==> flow/design.v <==
`timescale 1ns / 1ps
module alu_top(
    input             clk,
    input      [31:0] a_in,
    input      [31:0] b_in,
    input      [3:0]  aluc_in,
    output reg [31:0] r_out,
    output reg        zero_out,
    output reg        overflow_out
    );
    reg  [31:0] a_q, b_q;
    reg  [3:0]  aluc_q;
    wire [31:0] r;
    wire        zero, overflow;
    alu u_alu(.a(a_q), .b(b_q), .overflow(overflow), .zero(zero), .r(r), .aluc(aluc_q));
    always @(posedge clk) begin
        a_q          <= a_in;
        b_q          <= b_in;
        aluc_q       <= aluc_in;
        r_out        <= r;
        zero_out     <= zero;
        overflow_out <= overflow;
    end
endmodule

`timescale 1ns / 1ps
module alu(
    input [31:0]a,
    input [31:0]b,
    output overflow,
    output zero,
    output [31:0]r,
    input [3:0] aluc   
    );
    parameter Add    =    3'b000;     
    parameter Addu    =    3'b010;     
    parameter Sub    =     3'b001;     
    parameter Subu    =    3'b011;     
    parameter And    =    3'b100;     
    parameter Or    =    3'b101;     
    parameter Xor    =    3'b110;     
	 parameter Lui1    =    3'b111;     
	 wire signed [31:0] sa=a,sb=b;
	 reg [32:0]result;
always@(*)begin
        case(aluc)
            Addu: begin
                result=a+b;
            end
            Subu: begin
                result=a-b;
            end
            Add: begin
                result=sa+sb;
            end
            Sub: begin
                result=sa-sb;
            end
            And: begin
                result=a&b;
            end
            Or: begin
                result=a|b;
            end
            Xor: begin
                result=a^b;
            end
            Lui1: begin
				result = {b[15:0], 16'b0};
				end
            default:
                result=a+b;
        endcase
    end
    assign r=result[31:0];
    assign zero=(r==32'b0)?1:0;
    assign overflow=result[32];
endmodule
-- Tool chain data of alu_top
What the tools print for alu_top, step after step.
Line numbers count from 1 in the design file above.
Operators carry their Yosys type and port widths (W data, S select, Z words).
The mark - stands for no value.
- design top: alu_top
- clock: clk
- cell library: sky130hd
- library corner: tt_025C_1v80

-- Word-level counts
Yosys after proc, flatten, opt, wreduce and memory -nomap, before mapping. Enables and synchronous resets that opt folds into registers are not counted as muxes. Memory bits, and registers merged into a memory's read port (data or address), are not among the register bits. Print and check cells are not counted.
- output and inout bits at 34
- register bits after elaboration: 102
- input bits at 69
- word-level cells: 23
- multiplexer cells at 2
- noted bitwise logic cells: 3
- add/sub/neg operators: 4
- eq/ne operators at 6
- noted reductions and logical operators: 2
- operator list (kind ; count):
    $pmux W33 S7 ; 1
    $add A32 B32 Y33 ; 2
    $sub A32 B32 Y33 ; 2
    $and A32 B32 Y32 ; 1
    $or A32 B32 Y32 ; 1
    $xor A32 B32 Y32 ; 1
    $logic_not A32 Y1 ; 1
    $eq A4 B3 Y1 const B ; 4
    $eq A4 B1 Y1 const B ; 1
    $eq A4 B2 Y1 const B ; 1
    $logic_not A4 Y1 ; 1
    $mux W1 ; 1

-- Longest topological paths
Longest topological path by Yosys (ltp), each cell counted once; first at word level (registers and memories cut), then after technology mapping (sequential cells cut; the memories' decode and read muxes count).
- noted word-level depth: 4
- ABC_AREA at 0
- noted depth in mapped cells: 24
- gate-level depth less buffers at 21

-- After synthesis
Yosys stat after the flow's synthesis: flattened, memories mapped to cells. It holds for the ABC_AREA given above (unset counts as 0); a run with the other value may have another netlist.
- cells by type (cell ; count ; total area (um^2)):
    sky130_fd_sc_hd__dfxtp_1 ; 102 ; 2.04E+03
    sky130_fd_sc_hd__ha_1 ; 128 ; 1.6E+03
    sky130_fd_sc_hd__xnor2_1 ; 86 ; 753.222
    sky130_fd_sc_hd__nand2_1 ; 91 ; 341.578
    sky130_fd_sc_hd__nor2_1 ; 90 ; 337.824
    sky130_fd_sc_hd__inv_1 ; 89 ; 334.07
    sky130_fd_sc_hd__a21oi_1 ; 64 ; 320.307
    sky130_fd_sc_hd__mux2i_1 ; 25 ; 250.24
    sky130_fd_sc_hd__o21ai_0 ; 41 ; 205.197
    sky130_fd_sc_hd__mux4_2 ; 9 ; 202.694
    sky130_fd_sc_hd__a21o_1 ; 23 ; 172.666
    sky130_fd_sc_hd__xor2_1 ; 18 ; 157.651
    sky130_fd_sc_hd__clkbuf_1 ; 29 ; 108.854
    sky130_fd_sc_hd__o221ai_1 ; 12 ; 105.101
    sky130_fd_sc_hd__nand4_1 ; 16 ; 100.096
    sky130_fd_sc_hd__nor3_1 ; 20 ; 100.096
    sky130_fd_sc_hd__o22ai_1 ; 16 ; 100.096
    sky130_fd_sc_hd__a211oi_1 ; 13 ; 97.594
Other cell types: 66; their cells: 245.
- noted standard cells after synthesis: 1117
- cell area after synthesis: 9158.8 um^2
- noted sequential area: 2042.0 um^2
- noted mapped flip-flops: 102
- buffer cells: 48
By module: a second synthesis without flattening, with its own total; a netlist apart from the flattened one above.
- cells (unflattened synthesis): 1147
- area (unflattened synthesis): 9303.9 um^2
Rows give one instance, submodules left out.
- by module (module ; cells ; times used ; area (um^2) ; seq. area (um^2)):
    alu ; 1045 ; 1 ; 7262.0 ; 0.0
    alu_top ; 102 ; 1 ; 2042.0 ; 2042.0

-- Worst setup path after synthesis
OpenSTA on the mapped netlist: ideal clock, no wires. The path of least setup slack (recovery checks aside). Input and output delay are each 20% of the period. Register names are those of the netlist, which keeps one name where synthesis merged equal registers.
- kind: flip-flop to flip-flop
- start: reg aluc_q[1]
- end: reg zero_out
- stages on the path: 25
- library setup time at 0.065 ns
- noted period: 6.0 ns
- buffers on the path: 9
- arrival: 6.025 ns
- launch time at the first pin: 0.000 ns
- noted data required time: 5.935 ns
- noted path delay: 6.090 ns
- noted setup slack: -0.089 ns
- synthesis period reached: 6.089 ns
"path delay" is the arrival time less input delay plus setup time.
"stages on the path": output pins that drive a net of the path, with the launching flip-flop's if there is one; two outputs of one cell count as two.
"synthesis period reached" is the clock period less the worst setup slack; recovery checks do not enter. This is arithmetic on one report: input and output delays are still those of the set period (20% each).
The rows between start and end are the longest chain of elaborated cells between them; the timing report does not say that the signal goes this way. Where chains are equally long, one stands for them.
A line is the first line of the expression or statement that the cell stems from. Yosys adds cells for indexed reads and writes and turns some case tables into memories.
- cell sequence: sky130_fd_sc_hd__dfxtp_1 > sky130_fd_sc_hd__buf_6 > sky130_fd_sc_hd__buf_6 > sky130_fd_sc_hd__buf_6 > sky130_fd_sc_hd__buf_2 > sky130_fd_sc_hd__buf_1 > sky130_fd_sc_hd__clkbuf_1 > sky130_fd_sc_hd__clkbuf_1 > sky130_fd_sc_hd__and3_1 > sky130_fd_sc_hd__clkbuf_1 > sky130_fd_sc_hd__buf_1 > sky130_fd_sc_hd__nor2_1 > sky130_fd_sc_hd__xnor2_1 > sky130_fd_sc_hd__ha_1 > sky130_fd_sc_hd__nand2b_1 > sky130_fd_sc_hd__a21boi_1 > sky130_fd_sc_hd__o21ai_4 > sky130_fd_sc_hd__o21ai_1 > sky130_fd_sc_hd__xnor2_1 > sky130_fd_sc_hd__o221ai_1 > sky130_fd_sc_hd__or4_1 > sky130_fd_sc_hd__or4_1 > sky130_fd_sc_hd__or4_1 > sky130_fd_sc_hd__or4_1 > sky130_fd_sc_hd__nor2_1
- noted cells in the longest elaborated chain: 4
- elaborated cells between the ends (all ways) at 10
- source lines of those cells at 2
- classes of those cells: eq/ne: 6; mux: 2; reduce/logical: 2
- RTL lines, path after synthesis (what ; RTL line ; RTL):
    from (decl) ; 12 ; reg  [3:0]  aluc_q;
    from (assign) ; 19 ; aluc_q       <= aluc_in;
    $eq A4 B3 Y1 ; 46 ; case(aluc)
    $pmux W33 S7 ; 46 ;
    $logic_not A32 Y1 ; 76 ; assign zero=(r==32'b0)?1:0;
    $mux W1 ; 76 ;
    to (assign) ; 21 ; zero_out     <= zero;
    to (decl) ; 8 ; output reg        zero_out,
Some nets on the timed path still bear RTL names; the line given drives or declares the net.
- nets with RTL names, path after synthesis (net ; RTL line):
    r[10] ; 46

-- Timing after layout
Path of least setup slack in the final report of flow run 1 (OpenROAD, finished layout, wires in). Where an end is a register, its clock arrival counts in the times.
- kind: flip-flop to flip-flop
- start: reg aluc_q[2]
- end: reg zero_out
- noted setup slack: 0.18 ns
- noted data required time: 6.84 ns
- arrival: 6.66 ns
- buffers on the path: 4
- stages on the path: 20
- library setup time at 0.06 ns
- launch time at the first pin: 0.37 ns
- noted period: 6.54 ns
The rows between start and end are the longest chain of elaborated cells between them; the timing report does not say that the signal goes this way. Where chains are equally long, one stands for them.
- cell sequence: sky130_fd_sc_hd__dfxtp_1 > sky130_fd_sc_hd__buf_2 > sky130_fd_sc_hd__nor3_4 > sky130_fd_sc_hd__clkbuf_4 > sky130_fd_sc_hd__clkbuf_4 > sky130_fd_sc_hd__nand2_1 > sky130_fd_sc_hd__buf_2 > sky130_fd_sc_hd__mux2i_2 > sky130_fd_sc_hd__fa_1 > sky130_fd_sc_hd__nand3_1 > sky130_fd_sc_hd__and2_1 > sky130_fd_sc_hd__o21ai_1 > sky130_fd_sc_hd__xnor2_1 > sky130_fd_sc_hd__o221ai_1 > sky130_fd_sc_hd__nand4b_1 > sky130_fd_sc_hd__or4_1 > sky130_fd_sc_hd__or4_1 > sky130_fd_sc_hd__or4_1 > sky130_fd_sc_hd__or4_1 > sky130_fd_sc_hd__nor2_1
- noted cells in the longest elaborated chain: 4
- elaborated cells between the ends (all ways) at 10
- source lines of those cells at 2
- classes of those cells: eq/ne: 6; mux: 2; reduce/logical: 2
- RTL lines, path after layout (what ; RTL line ; RTL):
    from (decl) ; 12 ; reg  [3:0]  aluc_q;
    from (assign) ; 19 ; aluc_q       <= aluc_in;
    $eq A4 B3 Y1 ; 46 ; case(aluc)
    $pmux W33 S7 ; 46 ;
    $logic_not A32 Y1 ; 76 ; assign zero=(r==32'b0)?1:0;
    $mux W1 ; 76 ;
    to (assign) ; 21 ; zero_out     <= zero;
    to (decl) ; 8 ; output reg        zero_out,
Some nets on the timed path still bear RTL names; the line given drives or declares the net.
- nets with RTL names, path after layout (net ; RTL line):
    r[6] ; 46

==> runs of alu_top <==
Stored flow runs of alu_top (5 of them; Yosys, OpenROAD, sky130hd). They differ in their settings and are not a sequence. Constraints: input delay and output delay 20% of the set period each, output load 0.01 pF.
"clock period achieved" is the run's clock period less its worst setup slack. It is reckoned from that one timing run; input and output delays stay at 20% of the period that was set.
"worst setup path time": the worst setup path's part of the clock period (all of it between registers, 20% less for each end at a port) less its slack. A launch clock that arrives late makes it longer, a capture clock that arrives late makes it shorter.
"total power after layout" is the tool's figure for a default switching activity; nothing was simulated.

Flow run 1
Settings were GPL_ROUTABILITY_DRIVEN = 0; GPL_TIMING_DRIVEN = 0; PLACE_DENSITY_LB_ADDON = 0.12; SLEW_MARGIN = 35; period_ns = 6.54; CAP_MARGIN = 20; CORE_MARGIN = 2; CORE_UTILIZATION = 40
- noted the area of the die: 24122.7 um^2
- total power after layout: 0.002221 W
- sum of negative setup slack: 0.000 ns
- final utilization at 48.6%
- noted the worst setup path time: 6.36 ns
- worst setup path type: flip-flop to flip-flop
- noted the chip area after synthesis (Yosys): 9158.8 um^2
- noted the clock period achieved: 6.361 ns
- worst setup slack after layout: 0.179 ns

Flow run 2
Settings were ABC_AREA = 1; CAP_MARGIN = 40; CELL_PAD_IN_SITES_GLOBAL_PLACEMENT = 1; CTS_CLUSTER_DIAMETER = 104; GPL_ROUTABILITY_DRIVEN = 1; GPL_TIMING_DRIVEN = 0; PLACE_DENSITY_LB_ADDON = 0.14; SLEW_MARGIN = 35; period_ns = 6.54; CORE_MARGIN = 2; CORE_UTILIZATION = 40
- noted the worst setup path time: 4.74 ns
- worst setup path type: flip-flop to flip-flop
- noted the area of the die: 27042.2 um^2
- noted the chip area after synthesis (Yosys): 10297.4 um^2
- final utilization at 47.7%
- noted the clock period achieved: 4.742 ns
- worst setup slack after layout: 1.798 ns
- total power after layout: 0.002225 W
- sum of negative setup slack: 0.000 ns

Flow run 3
Settings were CELL_PAD_IN_SITES_DETAIL_PLACEMENT = 2; CELL_PAD_IN_SITES_GLOBAL_PLACEMENT = 0; CORE_ASPECT_RATIO = 1.27; CORE_UTILIZATION = 40; CTS_CLUSTER_SIZE = 79; GPL_ROUTABILITY_DRIVEN = 0; GPL_TIMING_DRIVEN = 1; MIN_ROUTING_LAYER = met2; PLACE_DENSITY = 0.86; TNS_END_PERCENT = 95; period_ns = 7.44; CAP_MARGIN = 20; CORE_MARGIN = 2; SLEW_MARGIN = 20
- did not finish, routing stopped with GRT-0116

Flow run 4
Settings were CELL_PAD_IN_SITES_GLOBAL_PLACEMENT = 0; CORE_UTILIZATION = 66; CTS_CLUSTER_DIAMETER = 94; CTS_CLUSTER_SIZE = 49; GPL_TIMING_DRIVEN = 0; PLACE_DENSITY_LB_ADDON = 0.02; SETUP_SLACK_MARGIN = 1.95; period_ns = 6.7; CAP_MARGIN = 20; CORE_MARGIN = 2; SLEW_MARGIN = 20
- did not finish, routing stopped with GRT-0232

Flow run 5
Settings were CORE_UTILIZATION = 20; period_ns = 5.73; CAP_MARGIN = 20; CORE_MARGIN = 2; SLEW_MARGIN = 20
- total power after layout: 0.002677 W
- final utilization at 26.0%
- noted the chip area after synthesis (Yosys): 9158.8 um^2
- worst setup slack after layout: 0.177 ns
- noted the worst setup path time: 5.55 ns
- worst setup path type: flip-flop to flip-flop
- noted the area of the die: 47521.8 um^2
- sum of negative setup slack: 0.000 ns
- noted the clock period achieved: 5.553 ns
